==> flow/design.v <==
module stream_fifo #(
    parameter DATA_WIDTH = 32,
    parameter FIFO_LEN = 16
) (
    input logic ACLK,
    input logic ARESETn,
    input logic [DATA_WIDTH-1:0] data_i,
    input logic valid_i,
    output logic ready_o,
    output logic [DATA_WIDTH-1:0]  data_o,
    output logic valid_o,
    input logic ready_i
);
    localparam ADDR_WIDTH = $clog2(FIFO_LEN);
    logic [DATA_WIDTH-1:0] fifo_mem [FIFO_LEN];
    logic [ADDR_WIDTH-1:0] read_ptr, read_ptr_reg;
    logic [ADDR_WIDTH-1:0] write_ptr;
    logic [ADDR_WIDTH:0] count;
    assign data_o = fifo_mem[read_ptr];
    assign valid_o = (count > 0);
    assign ready_o = !(count == FIFO_LEN);
    always_ff @(posedge ACLK or negedge ARESETn) begin
        if (!ARESETn) begin
            read_ptr <= 0;
            write_ptr <= 0;
            count <= 0;
        end
        else begin
            if (valid_i && ready_o) begin
                write_ptr <= (write_ptr == (FIFO_LEN - 1)) ? 0 : write_ptr + 1;
            end
            if (valid_o && ready_i) begin
                read_ptr <= (read_ptr == (FIFO_LEN - 1)) ? 0 : read_ptr + 1;
            end
            if (valid_i && ready_o && !(valid_o && ready_i)) begin
                count <= count + 1;
            end
            else if (!(valid_i && ready_o) && (valid_o && ready_i)) begin
                count <= count - 1;
            end
        end
    end
    always @(posedge ACLK) begin
        if (valid_i && ready_o) begin
            fifo_mem[write_ptr] <= data_i;
        end
    end
endmodule
module algorithm_selector_XY #(
    parameter MAX_ROUTERS_X = 4,
    parameter MAX_ROUTERS_X_WIDTH
    = $clog2(MAX_ROUTERS_X),
    parameter MAX_ROUTERS_Y = 4,
    parameter MAX_ROUTERS_Y_WIDTH
    = $clog2(MAX_ROUTERS_Y),
    parameter ROUTER_X = 0,
    parameter ROUTER_Y = 0,
    parameter CHANNEL_NUMBER = 5
) (
    input  logic [MAX_ROUTERS_X_WIDTH-1:0] target_x_i,
    input  logic [MAX_ROUTERS_Y_WIDTH-1:0] target_y_i,
    output logic [CHANNEL_NUMBER-1:0]      selector_o
);
    assign selector_o[0] = ((target_x_i == ROUTER_X) && (target_y_i == ROUTER_Y));
    assign selector_o[1] = (target_y_i < ROUTER_Y);
    assign selector_o[2] = (target_x_i > ROUTER_X);
    assign selector_o[3] = (target_y_i > ROUTER_Y);
    assign selector_o[4] = (target_x_i < ROUTER_X);
endmodule
module arbiter #(
    parameter AXIS_DATA_WIDTH = 40,
    parameter ID_WIDTH = 4,
    parameter CHANNEL_NUMBER = 5,
    parameter CHANNEL_NUMBER_WIDTH
    = $clog2(CHANNEL_NUMBER),
    parameter MAX_ROUTERS_X = 4,
    parameter MAX_ROUTERS_X_WIDTH
    = $clog2(MAX_ROUTERS_X),
    parameter MAX_ROUTERS_Y = 4,
    parameter MAX_ROUTERS_Y_WIDTH
    = $clog2(MAX_ROUTERS_Y),
    parameter FLIT_WIDTH = AXIS_DATA_WIDTH + 2*(AXIS_DATA_WIDTH/8) + 1 + ID_WIDTH
) (
    input clk_i, rst_n_i,
    input  logic [CHANNEL_NUMBER*FLIT_WIDTH-1:0] in_data_i,
    input  logic [CHANNEL_NUMBER-1:0]            in_valid_i,
    output logic [CHANNEL_NUMBER-1:0]            in_ready_o,
    output logic [FLIT_WIDTH-1:0]                out_data_o,
    output logic                                 out_valid_o,
    input  logic                                 out_ready_i,
    output logic [CHANNEL_NUMBER_WIDTH-1:0] current_grant_o,
    output logic [MAX_ROUTERS_X_WIDTH-1:0] target_x_o,
    output logic [MAX_ROUTERS_Y_WIDTH-1:0] target_y_o
);
    localparam [ID_WIDTH-1:0] ROUTING_HEADER = '0;
    logic [MAX_ROUTERS_X_WIDTH-1:0] target_x_reg [CHANNEL_NUMBER];
    logic [MAX_ROUTERS_Y_WIDTH-1:0] target_y_reg [CHANNEL_NUMBER];
    logic [CHANNEL_NUMBER_WIDTH-1:0] next_grant;
    logic [CHANNEL_NUMBER_WIDTH-1:0] increment;
    logic [CHANNEL_NUMBER-1:0] valid_i;
    logic [CHANNEL_NUMBER*2 - 1:0] shifted_valid_i;
    logic [7:0] packages_left [CHANNEL_NUMBER];
    logic [ID_WIDTH-1:0] out_tid;
    logic [AXIS_DATA_WIDTH-1:0] out_tdata;
    logic out_is_header;
    assign out_tid   = out_data_o[ID_WIDTH-1:0];
    assign out_tdata = out_data_o[FLIT_WIDTH-1 -: AXIS_DATA_WIDTH];
    assign out_is_header = out_valid_o && (out_tid == ROUTING_HEADER);
    assign target_x_o = out_is_header ?
                        out_tdata[
                            MAX_ROUTERS_X_WIDTH+MAX_ROUTERS_Y_WIDTH-1:
                            MAX_ROUTERS_X_WIDTH
                        ] : target_x_reg[current_grant_o];
    assign target_y_o = out_is_header ?
                        out_tdata[
                            MAX_ROUTERS_X_WIDTH-1:0
                        ] : target_y_reg[current_grant_o];
    assign valid_i = in_valid_i;
    assign shifted_valid_i = {valid_i, valid_i} >> current_grant_o;
    always_ff @(posedge clk_i or negedge rst_n_i) begin
        if (!rst_n_i) begin
            current_grant_o <= '0;
            for (int i = 0; i < CHANNEL_NUMBER; i++) begin
                packages_left[i] <= '0;
                target_x_reg[i]  <= '0;
                target_y_reg[i]  <= '0;
            end
        end
        else begin
            if (out_is_header) begin
                packages_left[current_grant_o] <= out_tdata[
                    (MAX_ROUTERS_X_WIDTH+MAX_ROUTERS_Y_WIDTH) * 2
                    +8-1:
                    (MAX_ROUTERS_X_WIDTH+MAX_ROUTERS_Y_WIDTH) * 2
                ];
                target_y_reg[current_grant_o] <= out_tdata[
                    MAX_ROUTERS_X_WIDTH-1:0
                ];
                target_x_reg[current_grant_o] <= out_tdata[
                    MAX_ROUTERS_X_WIDTH+MAX_ROUTERS_Y_WIDTH-1:
                    MAX_ROUTERS_X_WIDTH
                ];
            end
            else begin
                packages_left[current_grant_o] <= packages_left[current_grant_o] - {7'd0, (in_ready_o[current_grant_o] & out_valid_o)};
            end
            if (!in_ready_o[current_grant_o] || !out_valid_o || (packages_left[current_grant_o] == 1 && out_valid_o && in_ready_o[current_grant_o])) begin
                current_grant_o <= next_grant;
            end
        end
    end
    always_comb begin
        next_grant = current_grant_o;
        increment = 0;
        for (int i = CHANNEL_NUMBER-1; i > 0; i--) begin
            if (shifted_valid_i[i]) begin
                increment = i;
            end
        end
        next_grant = ({29'd0, next_grant} + {29'd0, increment}) >= CHANNEL_NUMBER ?
        (next_grant + increment - CHANNEL_NUMBER):
        (next_grant + increment);
    end
    always_comb begin
        in_ready_o = '0;
        out_data_o  = in_data_i[current_grant_o*FLIT_WIDTH +: FLIT_WIDTH];
        out_valid_o = in_valid_i[current_grant_o];
        in_ready_o[current_grant_o] = out_ready_i;
    end
endmodule
module algorithm #(
    parameter AXIS_DATA_WIDTH = 40,
    parameter ID_WIDTH = 4,
    parameter CHANNEL_NUMBER = 5,
    parameter CHANNEL_NUMBER_WIDTH
    = $clog2(CHANNEL_NUMBER),
    parameter MAX_ROUTERS_X = 4,
    parameter MAX_ROUTERS_X_WIDTH
    = $clog2(MAX_ROUTERS_X),
    parameter MAX_ROUTERS_Y = 4,
    parameter MAX_ROUTERS_Y_WIDTH
    = $clog2(MAX_ROUTERS_Y),
    parameter ROUTER_X = 0,
    parameter ROUTER_Y = 0,
    parameter FLIT_WIDTH = AXIS_DATA_WIDTH + 2*(AXIS_DATA_WIDTH/8) + 1 + ID_WIDTH
) (
    input clk_i, rst_n_i,
    input  logic [FLIT_WIDTH-1:0]                in_data_i,
    input  logic                                 in_valid_i,
    output logic                                 in_ready_o,
    output logic [CHANNEL_NUMBER*FLIT_WIDTH-1:0] out_data_o,
    output logic [CHANNEL_NUMBER-1:0]            out_valid_o,
    input  logic [CHANNEL_NUMBER-1:0]            out_ready_i,
    input logic [MAX_ROUTERS_X_WIDTH-1:0] target_x_i,
    input logic [MAX_ROUTERS_Y_WIDTH-1:0] target_y_i
);
    localparam [ID_WIDTH-1:0] ROUTING_HEADER = '0;
    logic [CHANNEL_NUMBER_WIDTH-1:0] ctrl;
    logic [CHANNEL_NUMBER-1:0] selector;
    logic [CHANNEL_NUMBER-1:0] busy;
    logic [CHANNEL_NUMBER-1:0] busy_next;
    logic in_is_header;
    logic in_tlast;
    logic pass;
    assign in_is_header = (in_data_i[ID_WIDTH-1:0] == ROUTING_HEADER);
    assign in_tlast     = in_data_i[ID_WIDTH];
    algorithm_selector_XY #(
       .MAX_ROUTERS_X(MAX_ROUTERS_X),
       .MAX_ROUTERS_Y(MAX_ROUTERS_Y),
       .ROUTER_X(ROUTER_X),
       .ROUTER_Y(ROUTER_Y),
       .CHANNEL_NUMBER(CHANNEL_NUMBER)
    ) algorithm_selector (
        .target_x_i(target_x_i),
        .target_y_i(target_y_i),
        .selector_o(selector)
    );
    always_comb begin
        ctrl = '0;
        for (int i = 0; i < CHANNEL_NUMBER; i++) begin
            if(selector[CHANNEL_NUMBER - 1 - i]) begin
                ctrl = CHANNEL_NUMBER - 1 - i;
            end
        end
    end
    assign pass = !in_is_header || !busy[ctrl];
    always_comb begin
        out_data_o  = '0;
        out_valid_o = '0;
        in_ready_o  = pass ? out_ready_i[ctrl] : 1'b0;
        out_data_o[ctrl*FLIT_WIDTH +: FLIT_WIDTH] = pass ? in_data_i : '0;
        out_valid_o[ctrl] = pass ? in_valid_i : 1'b0;
    end
    always_ff @(posedge clk_i or negedge rst_n_i) begin
        if(!rst_n_i) begin
            busy <= '0;
        end else begin
            busy <= busy_next;
        end
    end
    always_comb begin
        busy_next = busy;
        if (in_valid_i && in_is_header) begin
            busy_next[ctrl] = out_ready_i[ctrl] ? 1'b1 : busy[ctrl];
        end
        else if (in_valid_i) begin
            if (in_tlast && out_ready_i[ctrl]) begin
                busy_next[ctrl] = 1'b0;
            end
        end
    end
endmodule
module router #(
    parameter AXIS_DATA_WIDTH = 40,
    parameter ID_WIDTH = 4,
    parameter CHANNEL_NUMBER = 5,
    parameter BUFFER_LENGTH = 8,
    parameter MAX_ROUTERS_X = 4,
    parameter MAX_ROUTERS_X_WIDTH
    = $clog2(MAX_ROUTERS_X),
    parameter MAX_ROUTERS_Y = 4,
    parameter MAX_ROUTERS_Y_WIDTH
    = $clog2(MAX_ROUTERS_Y),
    parameter ROUTER_X = 1,
    parameter ROUTER_Y = 2,
    parameter STRB_WIDTH = AXIS_DATA_WIDTH/8
)(
    input  clk_i, rst_n_i,
    input  logic [CHANNEL_NUMBER*AXIS_DATA_WIDTH-1:0] in_tdata_i,
    input  logic [CHANNEL_NUMBER*STRB_WIDTH-1:0]      in_tstrb_i,
    input  logic [CHANNEL_NUMBER*STRB_WIDTH-1:0]      in_tkeep_i,
    input  logic [CHANNEL_NUMBER-1:0]                 in_tlast_i,
    input  logic [CHANNEL_NUMBER*ID_WIDTH-1:0]        in_tid_i,
    input  logic [CHANNEL_NUMBER-1:0]                 in_tvalid_i,
    output logic [CHANNEL_NUMBER-1:0]                 in_tready_o,
    output logic [CHANNEL_NUMBER*AXIS_DATA_WIDTH-1:0] out_tdata_o,
    output logic [CHANNEL_NUMBER*STRB_WIDTH-1:0]      out_tstrb_o,
    output logic [CHANNEL_NUMBER*STRB_WIDTH-1:0]      out_tkeep_o,
    output logic [CHANNEL_NUMBER-1:0]                 out_tlast_o,
    output logic [CHANNEL_NUMBER*ID_WIDTH-1:0]        out_tid_o,
    output logic [CHANNEL_NUMBER-1:0]                 out_tvalid_o,
    input  logic [CHANNEL_NUMBER-1:0]                 out_tready_i
);
    localparam FLIT_WIDTH = AXIS_DATA_WIDTH + 2*STRB_WIDTH + 1 + ID_WIDTH;
    logic [CHANNEL_NUMBER*FLIT_WIDTH-1:0] in_flit;
    logic [CHANNEL_NUMBER*FLIT_WIDTH-1:0] queue_o_data;
    logic [CHANNEL_NUMBER-1:0]            queue_o_valid;
    logic [CHANNEL_NUMBER-1:0]            queue_o_ready;
    logic [FLIT_WIDTH-1:0] arbiter_o_data;
    logic                  arbiter_o_valid;
    logic                  arbiter_o_ready;
    logic [CHANNEL_NUMBER*FLIT_WIDTH-1:0] out_flit;
    logic [MAX_ROUTERS_X_WIDTH-1:0] target_x;
    logic [MAX_ROUTERS_Y_WIDTH-1:0] target_y;
    generate
        genvar i;
        for (i = 0; i < CHANNEL_NUMBER; i++) begin : gen_fifos
            assign in_flit[i*FLIT_WIDTH +: FLIT_WIDTH] = {
                in_tdata_i[i*AXIS_DATA_WIDTH +: AXIS_DATA_WIDTH],
                in_tstrb_i[i*STRB_WIDTH +: STRB_WIDTH],
                in_tkeep_i[i*STRB_WIDTH +: STRB_WIDTH],
                in_tlast_i[i],
                in_tid_i[i*ID_WIDTH +: ID_WIDTH]
            };
            assign {
                out_tdata_o[i*AXIS_DATA_WIDTH +: AXIS_DATA_WIDTH],
                out_tstrb_o[i*STRB_WIDTH +: STRB_WIDTH],
                out_tkeep_o[i*STRB_WIDTH +: STRB_WIDTH],
                out_tlast_o[i],
                out_tid_o[i*ID_WIDTH +: ID_WIDTH]
            } = out_flit[i*FLIT_WIDTH +: FLIT_WIDTH];
            stream_fifo #(
                .DATA_WIDTH(FLIT_WIDTH),
                .FIFO_LEN(BUFFER_LENGTH)
            ) q (
                .ACLK(clk_i),
                .ARESETn(rst_n_i),
                .data_i(in_flit[i*FLIT_WIDTH +: FLIT_WIDTH]),
                .valid_i(in_tvalid_i[i]),
                .ready_o(in_tready_o[i]),
                .data_o(queue_o_data[i*FLIT_WIDTH +: FLIT_WIDTH]),
                .valid_o(queue_o_valid[i]),
                .ready_i(queue_o_ready[i])
            );
        end
    endgenerate
    arbiter #(
        .AXIS_DATA_WIDTH(AXIS_DATA_WIDTH),
        .ID_WIDTH(ID_WIDTH),
        .CHANNEL_NUMBER(CHANNEL_NUMBER),
        .MAX_ROUTERS_X(MAX_ROUTERS_X),
        .MAX_ROUTERS_Y(MAX_ROUTERS_Y)
    ) arb (
        .clk_i(clk_i), .rst_n_i(rst_n_i),
        .in_data_i(queue_o_data),
        .in_valid_i(queue_o_valid),
        .in_ready_o(queue_o_ready),
        .out_data_o(arbiter_o_data),
        .out_valid_o(arbiter_o_valid),
        .out_ready_i(arbiter_o_ready),
        .current_grant_o(),
        .target_x_o(target_x),
        .target_y_o(target_y)
    );
    algorithm #(
        .AXIS_DATA_WIDTH(AXIS_DATA_WIDTH),
        .ID_WIDTH(ID_WIDTH),
        .CHANNEL_NUMBER(CHANNEL_NUMBER),
        .MAX_ROUTERS_X(MAX_ROUTERS_X),
        .MAX_ROUTERS_Y(MAX_ROUTERS_Y),
        .ROUTER_X(ROUTER_X),
        .ROUTER_Y(ROUTER_Y)
    ) alg (
        .clk_i(clk_i), .rst_n_i(rst_n_i),
        .in_data_i(arbiter_o_data),
        .in_valid_i(arbiter_o_valid),
        .in_ready_o(arbiter_o_ready),
        .out_data_o(out_flit),
        .out_valid_o(out_tvalid_o),
        .out_ready_i(out_tready_i),
        .target_x_i(target_x),
        .target_y_i(target_y)
    );
endmodule
Step by step through the tools: router
What the tools print for router, step after step.
Lines are those of the file above, counted from 1.
Library cell names are shortened.
{"block": "design", "design": "router", "clk_port": "clk_i", "cell_library": "sky130hd", "lib_corner": "tt_025C_1v80"}

Word level
Counts by Yosys on the flattened word-level netlist (proc, flatten, opt, wreduce). Print and check cells are left out.
Yosys's memory passes give these memory sizes; they may raise the number of words (mostly to a power of two), join words into wider ones and drop unused or constant bits.
{"block": "word_totals", "ff_bits": 118, "mem_bits_rw": 2200, "mem_count": 5, "in_bits": 287}
{"block": "memory_table", "name": "gen_fifos[0].q.fifo_mem", "words": 8, "word_bits": 55, "read_ports": 1, "wr": 1, "line": 15, "text": "logic [DATA_WIDTH-1:0] fifo_mem [FIFO_LEN];"}
{"block": "memory_table", "name": "gen_fifos[1].q.fifo_mem", "words": 8, "word_bits": 55, "read_ports": 1, "wr": 1, "line": 15}
{"block": "memory_table", "name": "gen_fifos[2].q.fifo_mem", "words": 8, "word_bits": 55, "read_ports": 1, "wr": 1, "line": 15}
{"block": "memory_table", "name": "gen_fifos[3].q.fifo_mem", "words": 8, "word_bits": 55, "read_ports": 1, "wr": 1, "line": 15}
{"block": "memory_table", "name": "gen_fifos[4].q.fifo_mem", "words": 8, "word_bits": 55, "read_ports": 1, "wr": 1, "line": 15}
{"block": "classes", "equal": 22, "add_sub_neg": 27, "mul": 2, "cmp": 10, "n_mux": 73, "reduce_logical": 62, "n_logic": 5, "n_shift": 12}
{"block": "ops", "op": "2-to-1 mux 55 bit", "n": 6}
{"block": "ops", "op": "indexed select 275 x 32 -> 55 bit", "n": 1}
{"block": "ops", "op": "variable shift 55 x 33 -> 275 bit", "n": 1}
{"block": "ops", "op": "2-to-1 mux 8 bit", "n": 16}
{"block": "ops", "op": "2-to-1 mux 3 bit", "n": 25}
{"block": "ops", "op": "multiplier 3 x 6 -> 9 bit (second input constant)", "n": 2}
{"block": "ops", "op": "parallel mux 8 bit (select 5 bit)", "n": 1}
{"block": "ops", "op": "2-to-1 mux 4 bit", "n": 10}
{"block": "ops", "op": "== test 3 bit (second input constant)", "n": 11}
{"block": "ops", "op": "negator 32 -> 33 bit", "n": 1}
{"block": "ops", "op": ">= comparator 32 x 3 -> 1 bit (second input constant)", "n": 1}
{"block": "ops", "op": "adder 3 x 1 -> 3 bit (second input constant)", "n": 10}
{"block": "ops", "op": "logical AND 1 bit", "n": 25}
{"block": "ops", "op": "adder 4 x 1 -> 4 bit (second input constant)", "n": 5}
{"block": "ops", "op": "subtractor 4 x 1 -> 4 bit (second input constant)", "n": 5}
{"block": "ops", "op": "greater-than comparator 4 x 1 -> 1 bit (second input constant)", "n": 5}
{"block": "ops", "op": "== test 4 bit (second input constant)", "n": 5}
{"block": "ops", "op": "indexed select 5 x 3 -> 1 bit", "n": 4}
{"block": "ops", "op": "parallel mux 2 bit (select 5 bit)", "n": 2}
{"block": "ops", "op": "logical NOT 1 bit", "n": 19}
{"block": "ops", "op": "variable shift 1 x 4 -> 5 bit", "n": 3}
{"block": "ops", "op": "2-to-1 mux 5 bit", "n": 3}
{"block": "ops", "op": "nonzero test 2 bit", "n": 7}
{"block": "ops", "op": "AND reduction 2 bit", "n": 6}
{"block": "ops", "op": "variable shift 1 x 4 -> 5 bit (first input constant)", "n": 2}
{"block": "ops", "op": "right shift 10 x 3 -> 5 bit", "n": 1}
{"block": "ops", "op": "bitwise OR 5 bit", "n": 2}
{"block": "ops", "op": "negator 3 -> 4 bit", "n": 2}
Not listed: further kinds 21, cells in them 32.

Depth
Depth = most cells in a row (Yosys ltp): at word level without a register or memory, in the mapped netlist without a sequential cell, where the memories' decode and read muxes count.
{"block": "depth", "ltp_word": 21, "abc_area": 0, "depth_mapped": 26, "mapped_depth_nobuf": 21}

Synthesis result
Source: synth_stat.txt of the flow (Yosys; design flattened, memories mapped). It holds for the ABC_AREA given above (unset counts as 0); a run with the other value may have another netlist.
{"block": "synth_totals", "yosys_area_um2": 92487.5, "flip_flops": 2318, "cells": 4581, "buffers": 248, "sequential_area_um2": 69016.2}
{"block": "types", "cell_type": "edfxtp_1", "n": 2200, "area_total_um2": 6.61E+04}
{"block": "types", "cell_type": "mux4_2", "n": 563, "area_total_um2": 1.27E+04}
{"block": "types", "cell_type": "mux2i_1", "n": 311, "area_total_um2": 3.11E+03}
{"block": "types", "cell_type": "dfrtp_1", "n": 118, "area_total_um2": 2.95E+03}
{"block": "types", "cell_type": "nor2_1", "n": 345, "area_total_um2": 1.29E+03}
{"block": "types", "cell_type": "ha_1", "n": 51, "area_total_um2": 638.112}
{"block": "types", "cell_type": "nand2_1", "n": 162, "area_total_um2": 608.083}
{"block": "types", "cell_type": "mux2_2", "n": 48, "area_total_um2": 540.518}
{"block": "types", "cell_type": "clkbuf_1", "n": 134, "area_total_um2": 502.982}
{"block": "types", "cell_type": "o22ai_1", "n": 62, "area_total_um2": 387.872}
{"block": "types", "cell_type": "a21oi_1", "n": 57, "area_total_um2": 285.274}
{"block": "types", "cell_type": "o21ai_0", "n": 54, "area_total_um2": 270.259}
{"block": "types", "cell_type": "buf_1", "n": 69, "area_total_um2": 258.998}
{"block": "types", "cell_type": "nor3_1", "n": 36, "area_total_um2": 180.173}
{"block": "types", "cell_type": "a22oi_1", "n": 23, "area_total_um2": 172.666}
{"block": "types", "cell_type": "xnor2_1", "n": 19, "area_total_um2": 166.41}
{"block": "types", "cell_type": "buf_2", "n": 30, "area_total_um2": 150.144}
{"block": "types", "cell_type": "nand2b_1", "n": 23, "area_total_um2": 143.888}
Not listed: further types 59, cells in them 276.
By module: a second synthesis without flattening, with its own total; a netlist apart from the flattened one above.
{"block": "unflattened", "hier_cells": 4592, "hier_area_um2": 94748.4}
Rows give one instance, submodules left out.
{"block": "modules", "mod": "stream_fifo", "mod_area_um2": 17172.7, "n_inst": 5, "n_cells": 702, "mod_seq_area_um2": 13462.9}
{"block": "modules", "mod": "arbiter", "mod_area_um2": 5939.4, "n_inst": 1, "n_cells": 675, "mod_seq_area_um2": 1576.5}
{"block": "modules", "mod": "algorithm", "mod_area_um2": 2915.3, "n_inst": 1, "n_cells": 402, "mod_seq_area_um2": 125.1}
{"block": "modules", "mod": "algorithm_selector_XY", "mod_area_um2": 30.0, "n_inst": 1, "n_cells": 5, "mod_seq_area_um2": 0.0}
{"block": "modules", "mod": "router", "mod_area_um2": 0.0, "n_inst": 1, "n_cells": 0, "mod_seq_area_um2": 0.0}

Timing after synthesis
Path of least setup slack by OpenSTA after synthesis, without wires, with an ideal clock, recovery checks aside; 20% of the period is set as input and as output delay. Where synthesis merged equal registers, the netlist keeps one of their names.
{"block": "synth_path", "path_kind": "input to register", "startpoint": "input in_tvalid_i[4]", "endpoint": "memory gen_fifos[4].q.fifo_mem[0][0]", "t_required_ps": 6896, "setup_time_ps": 604, "path_delay_ps": 5984, "arrival_time_ps": 6880, "slack_ps": 16, "stages": 2, "input_delay_ps": 1500, "period_ps": 7500, "synth_period_reached_ps": 7484}
"path_delay_ps" = arrival - input delay + setup time.
"stages": output pins that drive a net of the path, with the launching flip-flop's if there is one; two outputs of one cell count as two.
"synth_period_reached_ps" is the clock period less the worst setup slack; recovery checks do not enter. This is arithmetic on one report: input and output delays are still those of the set period (20% each).
Between the ends stands the longest chain of elaborated cells between them, by number of cells; it is not shown to be the way that was timed. Of several equally long chains one is given.
A line is the first line of the expression or statement that the cell stems from. Yosys adds cells for indexed reads and writes and turns some case tables into memories.
Only ways into the end's enable, where the timed path ends, are counted here.
{"block": "synth_between", "path_cell_list": "nand2_1 > nor4_1", "elab_chain_cells": 2}
{"block": "synth_lines", "item": "start: declaration", "line": 274, "text": "input  logic [CHANNEL_NUMBER-1:0]                 in_tvalid_i,"}
{"block": "synth_lines", "item": "logical AND 1 bit", "line": 44, "text": "if (valid_i && ready_o) begin"}
{"block": "synth_lines", "item": "2-to-1 mux 3 bit", "line": 44}
{"block": "synth_lines", "item": "end: declaration", "line": 15, "text": "logic [DATA_WIDTH-1:0] fifo_mem [FIFO_LEN];"}

Worst path after layout
Path of least setup slack in the final report of flow run A (OpenROAD, finished layout, wires in). Where an end is a register, its clock arrival counts in the times.
The path's times are printed in steps of 10 ps; the period is the one set.
{"block": "layout_path", "path_kind": "register to output", "startpoint": "register gen_fifos[4].q.read_ptr[1]", "endpoint": "output out_tdata_o[108]", "slack_ps": -1780, "t_required_ps": 3580, "arrival_time_ps": 5350, "period_ps": 4470, "stages": 21}
Between the ends stands the longest chain of elaborated cells between them, by number of cells; it is not shown to be the way that was timed. Of several equally long chains one is given.
The chain passes a memory read, where the word-level depth is cut; so it can be longer than that depth.
{"block": "layout_between", "path_cell_list": "dfrtp_4 > buf_4 > mux2_2 > o22ai_2 > buf_4 > nor3_1 > nor4_4 > buf_4 > buf_4 > and3_4 > nand3_4 > mux2i_4 > ha_2 > mux2_4 > or3_4 > buf_12 > buf_6 > clkbuf_16 > buf_4 > nor2_2 > buf_2", "elab_chain_cells": 16}
{"block": "layout_lines", "item": "start: declaration", "line": 16, "text": "logic [ADDR_WIDTH-1:0] read_ptr, read_ptr_reg;"}
{"block": "layout_lines", "item": "start: assignment", "line": 24, "text": "read_ptr <= 0;"}
{"block": "layout_lines", "item": "start: assignment", "line": 33, "text": "read_ptr <= (read_ptr == (FIFO_LEN - 1)) ? 0 : read_ptr + 1;"}
{"block": "layout_lines", "item": "memory read (8 x 55 bit)", "line": 15, "text": "logic [DATA_WIDTH-1:0] fifo_mem [FIFO_LEN];"}
{"block": "layout_lines", "item": "indexed select 275 x 32 -> 55 bit", "line": 166, "text": "out_data_o  = in_data_i[current_grant_o*FLIT_WIDTH +: FLIT_WIDTH];"}
{"block": "layout_lines", "item": "logical NOT 4 bit", "line": 108, "text": "assign out_is_header = out_valid_o && (out_tid == ROUTING_HEADER);"}
{"block": "layout_lines", "item": "logical AND 1 bit", "line": 108}
{"block": "layout_lines", "item": "2-to-1 mux 2 bit", "line": 109}
{"block": "layout_lines", "item": "< comparator 2 x 1 -> 1 bit", "line": 68}
{"block": "layout_lines", "item": "2-to-1 mux 3 bit x5", "line": 221, "text": "if(selector[CHANNEL_NUMBER - 1 - i]) begin"}
{"block": "layout_lines", "item": "indexed select 5 x 3 -> 1 bit", "line": 226, "text": "assign pass = !in_is_header || !busy[ctrl];"}
{"block": "layout_lines", "item": "logical NOT 1 bit", "line": 226}
{"block": "layout_lines", "item": "logical OR 1 bit", "line": 226}
{"block": "layout_lines", "item": "2-to-1 mux 55 bit", "line": 231, "text": "out_data_o[ctrl*FLIT_WIDTH +: FLIT_WIDTH] = pass ? in_data_i : '0;"}
{"block": "layout_lines", "item": "variable shift 55 x 33 -> 275 bit", "line": 231}
{"block": "layout_lines", "item": "end: declaration", "line": 276, "text": "output logic [CHANNEL_NUMBER*AXIS_DATA_WIDTH-1:0] out_tdata_o,"}

==> results <==
Flow measurements of router on sky130hd: 4 stored runs with different settings, listed in no order. Input and output delays are each 20% of the period that was set; the output load is 0.01 pF.
"worst_path_ps": the worst setup path's part of the clock period (all of it between registers, 20% less for each end at a port) less its slack. A launch clock that arrives late makes it longer, a capture clock that arrives late makes it shorter.
"design_power_uw" is the tool's figure for a default switching activity; nothing was simulated.
"worst_path_ps" is known to 10 ps.

Flow run A
==> flow/run.sh <==
#!/bin/bash
# the make line also repeats the synthesis and layout settings of config.mk as NAME=value (left out here)
make -C /OpenROAD-flow-scripts/flow DESIGN_CONFIG=/design/flow/config.mk WORK_HOME=/design/flow/orfs CLKGATE_MAP_FILE= finish
==> flow/config.mk <==
export PLATFORM = sky130hd
export DESIGN_NAME = router
export DESIGN_NICKNAME = router
export VERILOG_FILES = /design/flow/design.v
export SDC_FILE = /design/flow/constraint.sdc
export NUM_CORES = 4
export LEC_CHECK = 0
export CAP_MARGIN = 40
export CELL_PAD_IN_SITES_DETAIL_PLACEMENT = 2
export CORE_MARGIN = 5
export CORE_UTILIZATION = 21
export CTS_CLUSTER_DIAMETER = 389
export MAX_ROUTING_LAYER = met5
export PLACE_DENSITY_LB_ADDON = 0.27
export SLEW_MARGIN = 20
==> flow/constraint.sdc <==
create_clock -name core_clock -period 4.47 [get_ports {clk_i}]
set_input_delay 0.8940 -clock core_clock [delete_from_list [all_inputs] [get_ports {clk_i}]]
set_output_delay 0.8940 -clock core_clock [all_outputs]
set_load 0.01 [all_outputs]

==> results of flow run A, as JSON <==
{
  "synthArea_um2": 92487.5,
  "dieArea_um2": 453791.0,
  "worst_path_ps": 5350,
  "path_kind": "register to output",
  "final_util_pct": 28.2,
  "setupTns_ps": -475433,
  "design_power_uw": 106675,
  "fin_ws_ps": -1779
}

Flow run B
==> flow/run.sh <==
#!/bin/bash
# the make line also repeats the synthesis and layout settings of config.mk as NAME=value (left out here)
make -C /OpenROAD-flow-scripts/flow DESIGN_CONFIG=/design/flow/config.mk WORK_HOME=/design/flow/orfs CLKGATE_MAP_FILE= finish
==> flow/config.mk <==
export PLATFORM = sky130hd
export DESIGN_NAME = router
export DESIGN_NICKNAME = router
export VERILOG_FILES = /design/flow/design.v
export SDC_FILE = /design/flow/constraint.sdc
export NUM_CORES = 4
export LEC_CHECK = 0
export ABC_AREA = 0
export CAP_MARGIN = 20
export CORE_MARGIN = 2
export CORE_UTILIZATION = 31
export CTS_CLUSTER_DIAMETER = 370
export CTS_CLUSTER_SIZE = 10
export GPL_ROUTABILITY_DRIVEN = 1
export PLACE_DENSITY = 0.57
export SLEW_MARGIN = 20
==> flow/constraint.sdc <==
create_clock -name core_clock -period 5.35 [get_ports {clk_i}]
set_input_delay 1.0700 -clock core_clock [delete_from_list [all_inputs] [get_ports {clk_i}]]
set_output_delay 1.0700 -clock core_clock [all_outputs]
set_load 0.01 [all_outputs]

==> results of flow run B, as JSON <==
{
  "final_util_pct": 39.8,
  "worst_path_ps": 5180,
  "path_kind": "register to output",
  "setupTns_ps": -188378,
  "synthArea_um2": 92487.5,
  "fin_ws_ps": -904,
  "design_power_uw": 80392,
  "dieArea_um2": 302731.0
}

Flow run C
==> flow/run.sh <==
#!/bin/bash
# the make line also repeats the synthesis and layout settings of config.mk as NAME=value (left out here)
make -C /OpenROAD-flow-scripts/flow DESIGN_CONFIG=/design/flow/config.mk WORK_HOME=/design/flow/orfs CLKGATE_MAP_FILE= finish
==> flow/config.mk <==
export PLATFORM = sky130hd
export DESIGN_NAME = router
export DESIGN_NICKNAME = router
export VERILOG_FILES = /design/flow/design.v
export SDC_FILE = /design/flow/constraint.sdc
export NUM_CORES = 4
export LEC_CHECK = 0
export CAP_MARGIN = 20
export CORE_MARGIN = 2
export CORE_UTILIZATION = 70
export PLACE_DENSITY = 0.6
export SLEW_MARGIN = 20
==> flow/constraint.sdc <==
create_clock -name core_clock -period 7.4 [get_ports {clk_i}]
set_input_delay 1.4800 -clock core_clock [delete_from_list [all_inputs] [get_ports {clk_i}]]
set_output_delay 1.4800 -clock core_clock [all_outputs]
set_load 0.01 [all_outputs]

==> results of flow run C, as JSON <==
{
  "fin_ws_ps": 80,
  "setupTns_ps": 0,
  "synthArea_um2": 92487.5,
  "worst_path_ps": 5840,
  "path_kind": "register to output",
  "final_util_pct": 82.4,
  "dieArea_um2": 135049.0,
  "design_power_uw": 49062
}

Flow run D
==> flow/run.sh <==
#!/bin/bash
# the make line also repeats the synthesis and layout settings of config.mk as NAME=value (left out here)
make -C /OpenROAD-flow-scripts/flow DESIGN_CONFIG=/design/flow/config.mk WORK_HOME=/design/flow/orfs CLKGATE_MAP_FILE= finish
==> flow/config.mk <==
export PLATFORM = sky130hd
export DESIGN_NAME = router
export DESIGN_NICKNAME = router
export VERILOG_FILES = /design/flow/design.v
export SDC_FILE = /design/flow/constraint.sdc
export NUM_CORES = 4
export LEC_CHECK = 0
export CAP_MARGIN = 20
export CORE_MARGIN = 2
export CORE_UTILIZATION = 45
export PLACE_DENSITY = 0.6
export SETUP_SLACK_MARGIN = 1.68
export SLEW_MARGIN = 20
==> flow/constraint.sdc <==
create_clock -name core_clock -period 7.4 [get_ports {clk_i}]
set_input_delay 1.4800 -clock core_clock [delete_from_list [all_inputs] [get_ports {clk_i}]]
set_output_delay 1.4800 -clock core_clock [all_outputs]
set_load 0.01 [all_outputs]

==> results of flow run D, as JSON <==
{
  "worst_path_ps": 5260,
  "path_kind": "register to output",
  "synthArea_um2": 92487.5,
  "dieArea_um2": 209169.0,
  "fin_ws_ps": 662,
  "setupTns_ps": 0,
  "design_power_uw": 54734,
  "final_util_pct": 55.7
}
